==> flow/design.v <==
module two(clk, rst_n, in, valid_in, last_in, out, valid_out, last_out, ready);
	input wire clk, rst_n;
	input wire [32-1:0] in;
	input wire valid_in, last_in;
	output reg [32-1:0] out;
	output reg valid_out, last_out;
	output wire ready;
	reg [32-1:0] buff;
parameter [1:0] IDLE = 2'b00, S0 = 2'b01, S1 = 2'b10, S2 = 2'b11;
	reg [1:0] state;
	reg delay_last;
	wire we;
	wire S0_enable;
	wire S1_enable;
	wire S2_enable;
	wire S0toS1;
	wire S1toS2;
	wire S2toS1, S2toIDLE;
always @(posedge clk) begin
	if (!rst_n) begin
		state <= IDLE;
	end else begin
		case (state)
		IDLE : begin
			if (valid_in) begin
				state <= S0;
			end else begin
				state <= IDLE;
			end
		end
		S0 : begin
			if (S0toS1) begin
				state <= S1;
			end else begin
				state <= S0;
			end
		end
		S1 : begin
			if (S1toS2) begin
				state <= S2;
			end else begin
				state <= S1;
			end
		end
		S2 : begin
			if (S2toIDLE) begin
				state <= IDLE;
			end else if (S2toS1) begin
				state <= S1;
			end else begin
				state <= S2;
			end
		end
		endcase
	end
end
always @(posedge clk) begin
	if (!rst_n) begin
		buff <= 0;
		valid_out <= 0;
		last_out <= 0;
	end else begin
		if (S0_enable) begin
			buff <= in;
			valid_out <= 0;
			last_out <= 0;
		end else if (S1_enable) begin
			out <= (in > buff) ? in : buff;
			valid_out <= 1;
			last_out <= 0;
			buff <= (in > buff) ? buff : in;
		end else if (S2_enable) begin
			out <= buff;
			valid_out <= 1;
			last_out <= (S2toIDLE) ? 1 : 0;
			buff <= (we) ? in : buff;
		end else begin
			valid_out <= 0;
			last_out <= 0;
		end
	end
end
always @(posedge clk) begin
	if (!rst_n) begin
		delay_last <= 0;
	end else begin
		if (last_in) begin
			delay_last <= 1;
		end else if (S2toIDLE) begin
			delay_last <= 0;
		end else begin
			delay_last <= 0;
		end
	end
end
assign ready = (state != IDLE) & valid_in;
assign we = ready;
assign S0_enable = (state == S0) & we;
assign S1_enable = (state == S1) & we;
assign S2_enable = (state == S2);
assign S0toS1 = (state == S0) & we;
assign S1toS2 = (state == S1) & we;
assign S2toS1 = (state == S2) & we & !delay_last;
assign S2toIDLE = (state == S2) & delay_last;
endmodule
module four(clk, rst_n, in, valid_in, last_in, out, valid_out, last_out);
	input wire clk, rst_n;
	input wire [32-1:0] in;
	input wire valid_in, last_in;
	output reg [32-1:0] out;
	output reg valid_out, last_out;
	reg [32-1:0] fifo [4-1:0];
	reg [2-1:0] head;
	reg [1-1:0] tail0, tail1;
parameter [2:0] S0 = 3'b001, S1 = 3'b010, S2 = 3'b011, S3 = 3'b100, S4 = 3'b101;
	reg [2:0] state;
	reg delay_last;
	wire we;	 
	wire S0_enable, S1_enable, S2_enable, S3_enable, S4_enable;
	wire S0toS1;
	wire S1toS2, S1toS3;
	wire S2toS3, S2toS4;
	wire S3toS1, S3toS0;
	wire S4toS1, S4toS0;
	wire [32-1:0] mem0, mem1, mem2, mem3;
always @(posedge clk) begin
	if (!rst_n) begin
		state <= S0;
	end else begin
		case (state)
		S0 : begin
			if (S0toS1) begin
				state <= S1;
			end else begin
				state <= S0;
			end
		end
		S1 : begin
			if (S1toS2) begin
				state <= S2;
			end else if (S1toS3) begin
				state <= S3;
			end else begin
				state <= S1;
			end
		end
		S2 : begin
			if (S2toS3) begin
				state <= S3;
			end else if (S2toS4) begin
				state <= S4;
			end else begin
				state <= S2;
			end
		end
		S3 : begin
			if (S3toS1) begin
				state <= S1;
			end else if (S3toS0) begin
				state <= S0;
			end else begin
				state <= S3;
			end
		end
		S4 : begin
			if (S4toS1) begin
				state <= S1;
			end else if (S4toS0) begin
				state <= S0;
			end else begin
				state <= S4;
			end
		end
		endcase
	end
end
always @(posedge clk) begin
	if (!rst_n) begin
		head <= 0;
		tail0 <= 0;
		tail1 <= 0;
		valid_out <= 0;
		last_out <= 0;
	end else begin
		if (S0_enable) begin
			fifo[head] <= in;
			head <= head + 1;
		end
		else if (S1_enable) begin
			fifo[head] <= (in > fifo[tail0]) ? fifo[tail0] : in;
			out <= (in > fifo[tail0]) ? in : fifo[tail0];
			valid_out <= 1;
			last_out <= 0;
			head <= head + 1;
			tail0 <= (in > fifo[tail0]) ? tail0 : tail0 + 1;
			tail1 <= (in > fifo[tail0]) ? tail1 + 1 : tail1;
		end
		else if (S2_enable) begin
			fifo[head] <= in;
			out <= (fifo[tail1+2] > fifo[tail0]) ? fifo[tail1+2] : fifo[tail0];
			valid_out <= 1;
			last_out <= 0;
			head <= (we) ? head + 1 : head;
			tail0 <= (fifo[tail1+2] > fifo[tail0]) ? tail0 : tail0 + 1;
			tail1 <= (fifo[tail1+2] > fifo[tail0]) ? tail1 + 1 : tail1;
		end
		else if (S3_enable) begin
			fifo[head] <= in;
			out <= fifo[tail0];
			valid_out <= 1;
			last_out <= (S3toS0) ? 1 : 0;
			head <= (we && !delay_last) ? head + 1 : head;
			tail0 <= tail0 + 1;
		end
		else if (S4_enable) begin
			fifo[head] <= in;
			out <= fifo[tail1+2];
			valid_out <= 1;
			last_out <= (S4toS0) ? 1 : 0;
			head <= (we && !delay_last) ? head + 1 : head;
			tail1 <= tail1 + 1;
		end
		else begin
			valid_out <= 0;
			last_out <= 0;
		end
	end
end
always @(posedge clk) begin
	if (!rst_n) begin
		delay_last <= 0;
	end else begin
		if (last_in) begin
			delay_last <= 1;
		end else if (S3toS0 || S4toS0) begin
			delay_last <= 0;
		end else begin
			delay_last <= delay_last;
		end
	end
end
assign we = valid_in;
assign S0_enable = we & (state == S0);
assign S1_enable = (state == S1);
assign S2_enable = (state == S2);
assign S3_enable = (state == S3);
assign S4_enable = (state == S4);
assign S0toS1 = (state == S0) & (head == 1);
assign S1toS2 = (state == S1) & !(in > fifo[tail0]);
assign S1toS3 = (state == S1) & (in > fifo[tail0]) & (tail1 == 1);
assign S2toS3 = (state == S2) & (fifo[tail1+2] > fifo[tail0]) & (tail1 == 1);
assign S2toS4 = (state == S2) & !(fifo[tail1+2] > fifo[tail0]) & (tail0 == 1);
assign S3toS1 = (state == S3) & (tail0 == 1) & !delay_last;
assign S3toS0 = (state == S3) & (tail0 == 1) & delay_last;
assign S4toS1 = (state == S4) & (tail1 == 1) & !delay_last;
assign S4toS0 = (state == S4) & (tail1 == 1) & delay_last;
assign mem0 = fifo[0];
assign mem1 = fifo[1];
assign mem2 = fifo[2];
assign mem3 = fifo[3];
endmodule
module eight(clk, rst_n, in, valid_in, last_in, out, valid_out, last_out);
	input wire clk, rst_n;
	input wire [32-1:0] in;
	input wire valid_in, last_in;
	output reg [32-1:0] out;
	output reg valid_out, last_out;
	reg [32-1:0] fifo [8-1:0];
	reg [3-1:0] head;
	reg [2-1:0] tail0, tail1;
parameter [2:0] S0 = 3'b001, S1 = 3'b010, S2 = 3'b011, S3 = 3'b100, S4 = 3'b101;
	reg [2:0] state;
	reg delay_last;
	wire we;	 
	wire S0_enable, S1_enable, S2_enable, S3_enable, S4_enable;
	wire S0toS1;
	wire S1toS2, S1toS3;
	wire S2toS3, S2toS4;
	wire S3toS1, S3toS0;
	wire S4toS1, S4toS0;
	wire [32-1:0] mem0, mem1, mem2, mem3, mem4, mem5, mem6, mem7;
always @(posedge clk) begin
	if (!rst_n) begin
		state <= S0;
	end else begin
		case (state)
		S0 : begin
			if (S0toS1) begin
				state <= S1;
			end else begin
				state <= S0;
			end
		end
		S1 : begin
			if (S1toS2) begin
				state <= S2;
			end else if (S1toS3) begin
				state <= S3;
			end else begin
				state <= S1;
			end
		end
		S2 : begin
			if (S2toS3) begin
				state <= S3;
			end else if (S2toS4) begin
				state <= S4;
			end else begin
				state <= S2;
			end
		end
		S3 : begin
			if (S3toS1) begin
				state <= S1;
			end else if (S3toS0) begin
				state <= S0;
			end else begin
				state <= S3;
			end
		end
		S4 : begin
			if (S4toS1) begin
				state <= S1;
			end else if (S4toS0) begin
				state <= S0;
			end else begin
				state <= S4;
			end
		end
		endcase
	end
end
always @(posedge clk) begin
	if (!rst_n) begin
		head <= 0;
		tail0 <= 0;
		tail1 <= 0;
		valid_out <= 0;
		last_out <= 0;
	end else begin
		if (S0_enable) begin
			fifo[head] <= in;
			head <= head + 1;
		end
		else if (S1_enable) begin
			fifo[head] <= (in > fifo[tail0]) ? fifo[tail0] : in;
			out <= (in > fifo[tail0]) ? in : fifo[tail0];
			valid_out <= 1;
			last_out <= 0;
			head <= head + 1;
			tail0 <= (in > fifo[tail0]) ? tail0 : tail0 + 1;
			tail1 <= (in > fifo[tail0]) ? tail1 + 1 : tail1;
		end
		else if (S2_enable) begin
			fifo[head] <= in;
			out <= (fifo[tail1+4] > fifo[tail0]) ? fifo[tail1+4] : fifo[tail0];
			valid_out <= 1;
			last_out <= 0;
			head <= (we) ? head + 1 : head;
			tail0 <= (fifo[tail1+4] > fifo[tail0]) ? tail0 : tail0 + 1;
			tail1 <= (fifo[tail1+4] > fifo[tail0]) ? tail1 + 1 : tail1;
		end
		else if (S3_enable) begin
			fifo[head] <= in;
			out <= fifo[tail0];
			valid_out <= 1;
			last_out <= (S3toS0) ? 1 : 0;
			head <= (we && !delay_last) ? head + 1 : head;
			tail0 <= tail0 + 1;
		end
		else if (S4_enable) begin
			fifo[head] <= in;
			out <= fifo[tail1+4];
			valid_out <= 1;
			last_out <= (S4toS0) ? 1 : 0;
			head <= (we && !delay_last) ? head + 1 : head;
			tail1 <= tail1 + 1;
		end
		else begin
			valid_out <= 0;
			last_out <= 0;
		end
	end
end
always @(posedge clk) begin
	if (!rst_n) begin
		delay_last <= 0;
	end else begin
		if (last_in) begin
			delay_last <= 1;
		end else if (S3toS0 || S4toS0) begin
			delay_last <= 0;
		end else begin
			delay_last <= delay_last;
		end
	end
end
assign we = valid_in;
assign S0_enable = we & (state == S0);
assign S1_enable = (state == S1);
assign S2_enable = (state == S2);
assign S3_enable = (state == S3);
assign S4_enable = (state == S4);
assign S0toS1 = (state == S0) & (head == 3);
assign S1toS2 = (state == S1) & !(in > fifo[tail0]);
assign S1toS3 = (state == S1) & (in > fifo[tail0]) & (tail1 == 3);
assign S2toS3 = (state == S2) & (fifo[tail1+4] > fifo[tail0]) & (tail1 == 3);
assign S2toS4 = (state == S2) & !(fifo[tail1+4] > fifo[tail0]) & (tail0 == 3);
assign S3toS1 = (state == S3) & (tail0 == 3) & !delay_last;
assign S3toS0 = (state == S3) & (tail0 == 3) & delay_last;
assign S4toS1 = (state == S4) & (tail1 == 3) & !delay_last;
assign S4toS0 = (state == S4) & (tail1 == 3) & delay_last;
assign mem0 = fifo[0];
assign mem1 = fifo[1];
assign mem2 = fifo[2];
assign mem3 = fifo[3];
assign mem4 = fifo[4];
assign mem5 = fifo[5];
assign mem6 = fifo[6];
assign mem7 = fifo[7];
endmodule
module steen(clk, rst_n, in, valid_in, last_in, out, valid_out, last_out);
	input wire clk, rst_n;
	input wire [32-1:0] in;
	input wire valid_in, last_in;
	output reg [32-1:0] out;
	output reg valid_out, last_out;
	reg [32-1:0] fifo [16-1:0];
	reg [4-1:0] head;
	reg [3-1:0] tail0, tail1;
parameter [2:0] S0 = 3'b001, S1 = 3'b010, S2 = 3'b011, S3 = 3'b100, S4 = 3'b101;
	reg [2:0] state;
	reg delay_last;
	wire we;	 
	wire S0_enable, S1_enable, S2_enable, S3_enable, S4_enable;
	wire S0toS1;
	wire S1toS2, S1toS3;
	wire S2toS3, S2toS4;
	wire S3toS1, S3toS0;
	wire S4toS1, S4toS0;
	wire [32-1:0] mem0, mem1, mem2, mem3, mem4, mem5, mem6, mem7;
always @(posedge clk) begin
	if (!rst_n) begin
		state <= S0;
	end else begin
		case (state)
		S0 : begin
			if (S0toS1) begin
				state <= S1;
			end else begin
				state <= S0;
			end
		end
		S1 : begin
			if (S1toS2) begin
				state <= S2;
			end else if (S1toS3) begin
				state <= S3;
			end else begin
				state <= S1;
			end
		end
		S2 : begin
			if (S2toS3) begin
				state <= S3;
			end else if (S2toS4) begin
				state <= S4;
			end else begin
				state <= S2;
			end
		end
		S3 : begin
			if (S3toS1) begin
				state <= S1;
			end else if (S3toS0) begin
				state <= S0;
			end else begin
				state <= S3;
			end
		end
		S4 : begin
			if (S4toS1) begin
				state <= S1;
			end else if (S4toS0) begin
				state <= S0;
			end else begin
				state <= S4;
			end
		end
		endcase
	end
end
always @(posedge clk) begin
	if (!rst_n) begin
		head <= 0;
		tail0 <= 0;
		tail1 <= 0;
		valid_out <= 0;
		last_out <= 0;
	end else begin
		if (S0_enable) begin
			fifo[head] <= in;
			head <= head + 1;
		end
		else if (S1_enable) begin
			fifo[head] <= (in > fifo[tail0]) ? fifo[tail0] : in;
			out <= (in > fifo[tail0]) ? in : fifo[tail0];
			valid_out <= 1;
			last_out <= 0;
			head <= head + 1;
			tail0 <= (in > fifo[tail0]) ? tail0 : tail0 + 1;
			tail1 <= (in > fifo[tail0]) ? tail1 + 1 : tail1;
		end
		else if (S2_enable) begin
			fifo[head] <= in;
			out <= (fifo[tail1+8] > fifo[tail0]) ? fifo[tail1+8] : fifo[tail0];
			valid_out <= 1;
			last_out <= 0;
			head <= (we) ? head + 1 : head;
			tail0 <= (fifo[tail1+8] > fifo[tail0]) ? tail0 : tail0 + 1;
			tail1 <= (fifo[tail1+8] > fifo[tail0]) ? tail1 + 1 : tail1;
		end
		else if (S3_enable) begin
			fifo[head] <= in;
			out <= fifo[tail0];
			valid_out <= 1;
			last_out <= (S3toS0) ? 1 : 0;
			head <= (we && !delay_last) ? head + 1 : head;
			tail0 <= tail0 + 1;
		end
		else if (S4_enable) begin
			fifo[head] <= in;
			out <= fifo[tail1+8];
			valid_out <= 1;
			last_out <= (S4toS0) ? 1 : 0;
			head <= (we && !delay_last) ? head + 1 : head;
			tail1 <= tail1 + 1;
		end
		else begin
			valid_out <= 0;
			last_out <= 0;
		end
	end
end
always @(posedge clk) begin
	if (!rst_n) begin
		delay_last <= 0;
	end else begin
		if (last_in) begin
			delay_last <= 1;
		end else if (S3toS0 || S4toS0) begin
			delay_last <= 0;
		end else begin
			delay_last <= delay_last;
		end
	end
end
assign we = valid_in;
assign S0_enable = we & (state == S0);
assign S1_enable = (state == S1);
assign S2_enable = (state == S2);
assign S3_enable = (state == S3);
assign S4_enable = (state == S4);
assign S0toS1 = (state == S0) & (head == 7);
assign S1toS2 = (state == S1) & !(in > fifo[tail0]);
assign S1toS3 = (state == S1) & (in > fifo[tail0]) & (tail1 == 7);
assign S2toS3 = (state == S2) & (fifo[tail1+8] > fifo[tail0]) & (tail1 == 7);
assign S2toS4 = (state == S2) & !(fifo[tail1+8] > fifo[tail0]) & (tail0 == 7);
assign S3toS1 = (state == S3) & (tail0 == 7) & !delay_last;
assign S3toS0 = (state == S3) & (tail0 == 7) & delay_last;
assign S4toS1 = (state == S4) & (tail1 == 7) & !delay_last;
assign S4toS0 = (state == S4) & (tail1 == 7) & delay_last;
assign mem0 = fifo[0];
assign mem1 = fifo[1];
assign mem2 = fifo[2];
assign mem3 = fifo[3];
assign mem4 = fifo[4];
assign mem5 = fifo[5];
assign mem6 = fifo[6];
assign mem7 = fifo[7];
endmodule
module thtwo(clk, rst_n, in, valid_in, last_in, out, valid_out, last_out);
	input wire clk, rst_n;
	input wire [32-1:0] in;
	input wire valid_in, last_in;
	output reg [32-1:0] out;
	output reg valid_out, last_out;
	reg [32-1:0] fifo [32-1:0];
	reg [5-1:0] head;
	reg [4-1:0] tail0, tail1;
parameter [2:0] S0 = 3'b001, S1 = 3'b010, S2 = 3'b011, S3 = 3'b100, S4 = 3'b101;
	reg [2:0] state;
	reg delay_last;
	wire we;	 
	wire S0_enable, S1_enable, S2_enable, S3_enable, S4_enable;
	wire S0toS1;
	wire S1toS2, S1toS3;
	wire S2toS3, S2toS4;
	wire S3toS1, S3toS0;
	wire S4toS1, S4toS0;
	wire [32-1:0] mem0, mem1, mem2, mem3, mem4, mem5, mem6, mem7;
always @(posedge clk) begin
	if (!rst_n) begin
		state <= S0;
	end else begin
		case (state)
		S0 : begin
			if (S0toS1) begin
				state <= S1;
			end else begin
				state <= S0;
			end
		end
		S1 : begin
			if (S1toS2) begin
				state <= S2;
			end else if (S1toS3) begin
				state <= S3;
			end else begin
				state <= S1;
			end
		end
		S2 : begin
			if (S2toS3) begin
				state <= S3;
			end else if (S2toS4) begin
				state <= S4;
			end else begin
				state <= S2;
			end
		end
		S3 : begin
			if (S3toS1) begin
				state <= S1;
			end else if (S3toS0) begin
				state <= S0;
			end else begin
				state <= S3;
			end
		end
		S4 : begin
			if (S4toS1) begin
				state <= S1;
			end else if (S4toS0) begin
				state <= S0;
			end else begin
				state <= S4;
			end
		end
		endcase
	end
end
always @(posedge clk) begin
	if (!rst_n) begin
		head <= 0;
		tail0 <= 0;
		tail1 <= 0;
		valid_out <= 0;
		last_out <= 0;
	end else begin
		if (S0_enable) begin
			fifo[head] <= in;
			head <= head + 1;
		end
		else if (S1_enable) begin
			fifo[head] <= (in > fifo[tail0]) ? fifo[tail0] : in;
			out <= (in > fifo[tail0]) ? in : fifo[tail0];
			valid_out <= 1;
			last_out <= 0;
			head <= head + 1;
			tail0 <= (in > fifo[tail0]) ? tail0 : tail0 + 1;
			tail1 <= (in > fifo[tail0]) ? tail1 + 1 : tail1;
		end
		else if (S2_enable) begin
			fifo[head] <= in;
			out <= (fifo[tail1+16] > fifo[tail0]) ? fifo[tail1+16] : fifo[tail0];
			valid_out <= 1;
			last_out <= 0;
			head <= (we) ? head + 1 : head;
			tail0 <= (fifo[tail1+16] > fifo[tail0]) ? tail0 : tail0 + 1;
			tail1 <= (fifo[tail1+16] > fifo[tail0]) ? tail1 + 1 : tail1;
		end
		else if (S3_enable) begin
			fifo[head] <= in;
			out <= fifo[tail0];
			valid_out <= 1;
			last_out <= (S3toS0) ? 1 : 0;
			head <= (we && !delay_last) ? head + 1 : head;
			tail0 <= tail0 + 1;
		end
		else if (S4_enable) begin
			fifo[head] <= in;
			out <= fifo[tail1+16];
			valid_out <= 1;
			last_out <= (S4toS0) ? 1 : 0;
			head <= (we && !delay_last) ? head + 1 : head;
			tail1 <= tail1 + 1;
		end
		else begin
			valid_out <= 0;
			last_out <= 0;
		end
	end
end
always @(posedge clk) begin
	if (!rst_n) begin
		delay_last <= 0;
	end else begin
		if (last_in) begin
			delay_last <= 1;
		end else if (S3toS0 || S4toS0) begin
			delay_last <= 0;
		end else begin
			delay_last <= delay_last;
		end
	end
end
assign we = valid_in;
assign S0_enable = we & (state == S0);
assign S1_enable = (state == S1);
assign S2_enable = (state == S2);
assign S3_enable = (state == S3);
assign S4_enable = (state == S4);
assign S0toS1 = (state == S0) & (head == 15);
assign S1toS2 = (state == S1) & !(in > fifo[tail0]);
assign S1toS3 = (state == S1) & (in > fifo[tail0]) & (tail1 == 15);
assign S2toS3 = (state == S2) & (fifo[tail1+16] > fifo[tail0]) & (tail1 == 15);
assign S2toS4 = (state == S2) & !(fifo[tail1+16] > fifo[tail0]) & (tail0 == 15);
assign S3toS1 = (state == S3) & (tail0 == 15) & !delay_last;
assign S3toS0 = (state == S3) & (tail0 == 15) & delay_last;
assign S4toS1 = (state == S4) & (tail1 == 15) & !delay_last;
assign S4toS0 = (state == S4) & (tail1 == 15) & delay_last;
assign mem0 = fifo[0];
assign mem1 = fifo[1];
assign mem2 = fifo[2];
assign mem3 = fifo[3];
assign mem4 = fifo[4];
assign mem5 = fifo[5];
assign mem6 = fifo[6];
assign mem7 = fifo[7];
endmodule
module top(clk, rst_n, in, valid_in, last_in, out, valid_out, last_out, ready);
	input wire clk, rst_n;
	input wire [32-1:0] in;
	input wire valid_in, last_in;
	output wire [32-1:0] out;
	output wire valid_out, last_out;
	output wire ready;
	wire [32-1:0] out0, out1, out2, out3;
	wire valid_out0, valid_out1, valid_out2, valid_out3;
	wire last_out0, last_out1, last_out2, last_out3;
two tw0(.clk(clk), .rst_n(rst_n), .in(in), .valid_in(valid_in), .last_in(last_in), .out(out0), .valid_out(valid_out0), .last_out(last_out0), .ready(ready));
four f0(.clk(clk), .rst_n(rst_n), .in(out0), .valid_in(valid_out0), .last_in(last_out0), .out(out1), .valid_out(valid_out1), .last_out(last_out1));
eight e0(.clk(clk), .rst_n(rst_n), .in(out1), .valid_in(valid_out1), .last_in(last_out1), .out(out2), .valid_out(valid_out2), .last_out(last_out2));
steen s0(.clk(clk), .rst_n(rst_n), .in(out2), .valid_in(valid_out2), .last_in(last_out2), .out(out3), .valid_out(valid_out3), .last_out(last_out3));
thtwo t0(.clk(clk), .rst_n(rst_n), .in(out3), .valid_in(valid_out3), .last_in(last_out3), .out(out), .valid_out(valid_out), .last_out(last_out));
endmodule
* Step by step through the tools: top
The steps from the RTL of top to its reports follow in flow order. Lines are those of the file above, counted from 1. Cell names lack the library's common part. The mark - stands for no value.
Design: design top top, clock port clk, standard-cell library sky130hd, library corner tt_025C_1v80

* Elaborated design
Counts by Yosys on the flattened word-level netlist (proc, flatten, opt, wreduce; memories kept). Print and check cells are left out. Cells with the same type and inputs are merged into one. Memory sizes are those after Yosys's memory passes, which may raise the word count (mostly to a power of two), join words into wider ones and drop unused or constant bits.
Cells by class: $add $sub $neg 16, $lt $le $gt $ge 9, equal/unequal tests 58, muxes and demuxes 386, bitwise logic cells 89, reductions and logical operators 70
Operators by type and width (number):
- 32-bit 2-to-1 mux | 132
- 32-bit greater-than comparator | 9
- 3-bit 2-to-1 mux | 52
- 1-bit 2-to-1 mux | 144
- 4-bit 2-to-1 mux | 20
- 1-bit bitwise AND | 66
- 3-bit parallel mux with 5-bit select | 4
- 2-bit 2-to-1 mux | 26
- 5-bit nonzero test | 8
- 5-bit 2-to-1 mux | 7
- 3-bit == test with constant B | 10
- 3-bit nonzero test | 10
- 3-bit by 2-bit == test with 1-bit output with constant B | 9
- 3-bit by 2-bit != test with 1-bit output with constant B | 8
- 5-bit AND reduction | 4
- 3-bit AND reduction | 6
- 1-bit bitwise OR | 16
- 2-bit != test with constant B | 8
- 4-bit by 2-bit != test with 1-bit output with constant B | 4
- 4-bit AND reduction | 4
- 4-bit nonzero test | 4
- 1-bit zero test | 13
- 2-bit nonzero test | 6
- 3-bit by 1-bit == test with 1-bit output with constant B | 4
- 3-bit by 1-bit != test with 1-bit output with constant B | 4
- 4-bit by 1-bit adder with 4-bit output with constant B | 3
- 3-bit by 1-bit adder with 3-bit output with constant B | 3
- 2-bit == test with constant B | 4
Other operator kinds: 20; their cells: 40.
Storage and ports: register bits after elaboration 255, memory bits (writable) 1920, word width x clocked read ports 128, memories kept 4, bits of input ports 36, output and inout bits 35, elaborated cells 670
Memories:
- t0.fifo | depth 32, bits a word 32, read ports 2, wr ports 1, RTL line 588 | reg [32-1:0] fifo [32-1:0];
- s0.fifo | depth 16, bits a word 32, read ports 2, wr ports 1, RTL line 428 | reg [32-1:0] fifo [16-1:0];
- e0.fifo | depth 8, bits a word 32, read ports 2, wr ports 1, RTL line 268 | reg [32-1:0] fifo [8-1:0];
- f0.fifo | depth 4, bits a word 32, read ports 2, wr ports 1, RTL line 112 | reg [32-1:0] fifo [4-1:0];

* Longest topological paths
Depth = most cells in a row (Yosys ltp): at word level without a register or memory, in the mapped netlist without a sequential cell, where the memories' decode and read muxes count.
Logic depth: depth after elaboration 9, ABC_AREA 0, depth in mapped cells 16, gate-level depth less buffers 12

* Mapped cells and area
The flow's flattened synthesis, as Yosys stat reports it; memories are mapped. The netlist is that of the ABC_AREA named above (0 if unset); the other value can give another one.
Cell types:
- edfxtp_1 | number 2080, area in all 6.25E+04 µm²
- mux4_2 | number 512, area in all 1.15E+04 µm²
- ha_1 | number 311, area in all 3.89E+03 µm²
- dfxtp_1 | number 113, area in all 2262.17 µm²
- mux2i_1 | number 185, area in all 1.85E+03 µm²
- mux2_2 | number 133, area in all 1.5E+03 µm²
- o21ai_0 | number 221, area in all 1.11E+03 µm²
- mux2_4 | number 60, area in all 900.864 µm²
- nand2_1 | number 234, area in all 878.342 µm²
- a21oi_1 | number 145, area in all 725.696 µm²
- inv_1 | number 166, area in all 623.098 µm²
- clkbuf_1 | number 160, area in all 600.576 µm²
- nor2_1 | number 140, area in all 525.504 µm²
- nor2b_1 | number 63, area in all 394.128 µm²
- a221oi_1 | number 40, area in all 350.336 µm²
- nand4_1 | number 56, area in all 350.336 µm²
- a211oi_1 | number 39, area in all 292.781 µm²
- buf_2 | number 53, area in all 265.254 µm²
Other cell types: 63; their cells: 483.
Synthesis totals: standard cells after synthesis 5194, cell area after synthesis 93861.3 µm², sequential part of the area 64722.1 µm², flip-flops 2193, buffers 254
The figures by module come from a second, unflattened synthesis with its own total; it is not the netlist above.
Second synthesis, totals: cell total of the unflattened synthesis 5250, area total of the unflattened synthesis 94919.8 µm²
Each row is one instance without its submodules.
By module:
- thtwo | times used 1, cells 1976, area 43471.7 µm², sequential area 32210.9 µm²
- steen | times used 1, cells 1333, area 24233.2 µm², sequential area 16756.1 µm²
- eight | times used 1, cells 895, area 14014.7 µm², sequential area 8988.6 µm²
- four | times used 1, cells 701, area 9547.9 µm², sequential area 5064.9 µm²
- two | times used 1, cells 345, area 3652.3 µm², sequential area 1701.6 µm²
- top | times used 1, cells 0, area 0.0 µm², sequential area 0.0 µm²

* Path before layout
Path of least setup slack by OpenSTA after synthesis, without wires, with an ideal clock, recovery checks aside; 20% of the period is set as input and as output delay. Where synthesis merged equal registers, the netlist keeps one of their names.
Timing path after synthesis: path kind reg-to-reg, from register (no name shown), to memory t0.fifo[0][31], clock period 8.0 ns, setup time 0.454 ns, time at the first pin 0.000 ns, arrival time 5.389 ns, data required time 7.546 ns, slack 2.157 ns, path delay 5.843 ns, driving pins on the path 16, path buffers 4, synthesis period reached 5.843 ns
"path delay" = arrival - input delay + setup time. "driving pins on the path" counts driving pins, that of a launching flip-flop among them; a cell with two outputs on the path counts twice. "synthesis period reached" = period - worst setup slack (recovery checks aside). The figure is calculated, with input and output delays left at 20% of the set period.
On the way, after synthesis: path through dfxtp_1 -> buf_2 -> buf_1 -> mux4_2 -> mux4_2 -> inv_1 -> ha_1 -> and4_1 -> and4bb_1 -> a211o_1 -> o22ai_1 -> o21ai_1 -> or2_2 -> buf_2 -> clkbuf_1 -> o21ai_0
RTL lines, path after synthesis:
- to (decl) | RTL line 588 | reg [32-1:0] fifo [32-1:0];
No chain of elaborated cells between the ends is given.

* Timing after layout
From the final timing report of job 1: the path of least setup slack in the routed layout; clock arrival at registers is part of the times.
Timing path post-layout: path kind reg-to-reg, from register (no name shown), to memory t0.fifo[1][25], clock period 8.95 ns, setup time 0.31 ns, time at the first pin 0.70 ns, arrival time 7.40 ns, data required time 9.37 ns, slack 1.97 ns, driving pins on the path 16, path buffers 4
On the way, post-layout: path through dfxtp_1 -> clkbuf_1 -> clkbuf_1 -> mux4_2 -> mux4_2 -> inv_1 -> ha_1 -> and4_1 -> and4bb_1 -> a211o_1 -> o22ai_1 -> o21ai_1 -> or2_2 -> buf_2 -> clkbuf_1 -> o21ai_4
RTL lines, path post-layout:
- to (decl) | RTL line 588 | reg [32-1:0] fifo [32-1:0];
No chain of elaborated cells between the ends is given.

Hand-over note for top

top through Yosys and OpenROAD on sky130hd: 3 stored runs, unordered, with their settings and measured results. The constraints put input and output delay at 20% of the set period each and load the outputs with 0.01 pF.
By "achieved period" is meant the clock period of the run minus its worst setup slack. This is arithmetic on one report: input and output delays are still those of the set period (20% each).
"worst path time" is the time allowed to the run's worst setup path (the clock period less input and output delay, where it has them) less its slack. Clock arrival times count: a late capture clock shortens it, a late launch clock lengthens it.
"total design power" is the tool's figure for a default switching activity; nothing was simulated.

[job 1] flow files
==> flow/run.sh <==
#!/bin/bash
# the make line also repeats the synthesis and layout settings of config.mk as NAME=value (left out here)
make -C /OpenROAD-flow-scripts/flow DESIGN_CONFIG=/design/flow/config.mk WORK_HOME=/design/flow/orfs CLKGATE_MAP_FILE= finish
==> flow/config.mk <==
export PLATFORM = sky130hd
export DESIGN_NAME = top
export DESIGN_NICKNAME = top
export VERILOG_FILES = /design/flow/design.v
export SDC_FILE = /design/flow/constraint.sdc
export NUM_CORES = 4
export LEC_CHECK = 0
export CAP_MARGIN = 25
export CORE_ASPECT_RATIO = 1.68
export CORE_MARGIN = 8
export CORE_UTILIZATION = 71
export CTS_CLUSTER_DIAMETER = 99
export CTS_CLUSTER_SIZE = 62
export GPL_ROUTABILITY_DRIVEN = 1
export GPL_TIMING_DRIVEN = 0
export PLACE_DENSITY_LB_ADDON = 0.05
export SETUP_SLACK_MARGIN = 1.55
export SLEW_MARGIN = 10
==> flow/constraint.sdc <==
create_clock -name core_clock -period 8.95 [get_ports {clk}]
set_input_delay 1.7900 -clock core_clock [delete_from_list [all_inputs] [get_ports {clk}]]
set_output_delay 1.7900 -clock core_clock [all_outputs]
set_load 0.01 [all_outputs]

[job 1] result: total negative setup slack 0.000 ns; worst setup slack after layout 1.971 ns; post-route worst hold slack 0.485 ns; die outline area 144483.0 µm²; chip area in the Yosys report 93861.3 µm²; total design power 15.373 mW; achieved period 6.979 ns; worst path time 6.98 ns; worst path kind reg-to-reg; utilization in the final report 76.4%; standard-cell area after layout 100770.0 µm²

[job 2] flow files
==> flow/run.sh <==
#!/bin/bash
# the make line also repeats the synthesis and layout settings of config.mk as NAME=value (left out here)
make -C /OpenROAD-flow-scripts/flow DESIGN_CONFIG=/design/flow/config.mk WORK_HOME=/design/flow/orfs CLKGATE_MAP_FILE= finish
==> flow/config.mk <==
export PLATFORM = sky130hd
export DESIGN_NAME = top
export DESIGN_NICKNAME = top
export VERILOG_FILES = /design/flow/design.v
export SDC_FILE = /design/flow/constraint.sdc
export NUM_CORES = 4
export LEC_CHECK = 0
export CAP_MARGIN = 20
export CORE_MARGIN = 2
export CORE_UTILIZATION = 40
export SETUP_SLACK_MARGIN = 0.25
export SLEW_MARGIN = 20
==> flow/constraint.sdc <==
create_clock -name core_clock -period 6.17 [get_ports {clk}]
set_input_delay 1.2340 -clock core_clock [delete_from_list [all_inputs] [get_ports {clk}]]
set_output_delay 1.2340 -clock core_clock [all_outputs]
set_load 0.01 [all_outputs]

[job 2] result: total negative setup slack 0.000 ns; worst setup slack after layout 0.633 ns; post-route worst hold slack 0.470 ns; die outline area 238544.0 µm²; chip area in the Yosys report 93861.3 µm²; total design power 30.906 mW; achieved period 5.537 ns; worst path time 5.54 ns; worst path kind reg-to-reg; utilization in the final report 46.2%; standard-cell area after layout 107584.0 µm²

[job 3] flow files
==> flow/run.sh <==
#!/bin/bash
# the make line also repeats the synthesis and layout settings of config.mk as NAME=value (left out here)
make -C /OpenROAD-flow-scripts/flow DESIGN_CONFIG=/design/flow/config.mk WORK_HOME=/design/flow/orfs CLKGATE_MAP_FILE= finish
==> flow/config.mk <==
export PLATFORM = sky130hd
export DESIGN_NAME = top
export DESIGN_NICKNAME = top
export VERILOG_FILES = /design/flow/design.v
export SDC_FILE = /design/flow/constraint.sdc
export NUM_CORES = 4
export LEC_CHECK = 0
export CAP_MARGIN = 20
export CORE_MARGIN = 2
export CORE_UTILIZATION = 40
export SLEW_MARGIN = 20
==> flow/constraint.sdc <==
create_clock -name core_clock -period 9.1 [get_ports {clk}]
set_input_delay 1.8200 -clock core_clock [delete_from_list [all_inputs] [get_ports {clk}]]
set_output_delay 1.8200 -clock core_clock [all_outputs]
set_load 0.01 [all_outputs]

[job 3] result: total negative setup slack 0.000 ns; worst setup slack after layout 2.676 ns; post-route worst hold slack 0.473 ns; die outline area 238544.0 µm²; chip area in the Yosys report 93861.3 µm²; total design power 20.568 mW; achieved period 6.424 ns; worst path time 6.42 ns; worst path kind reg-to-reg; utilization in the final report 45.7%; standard-cell area after layout 106401.0 µm²

End of note.
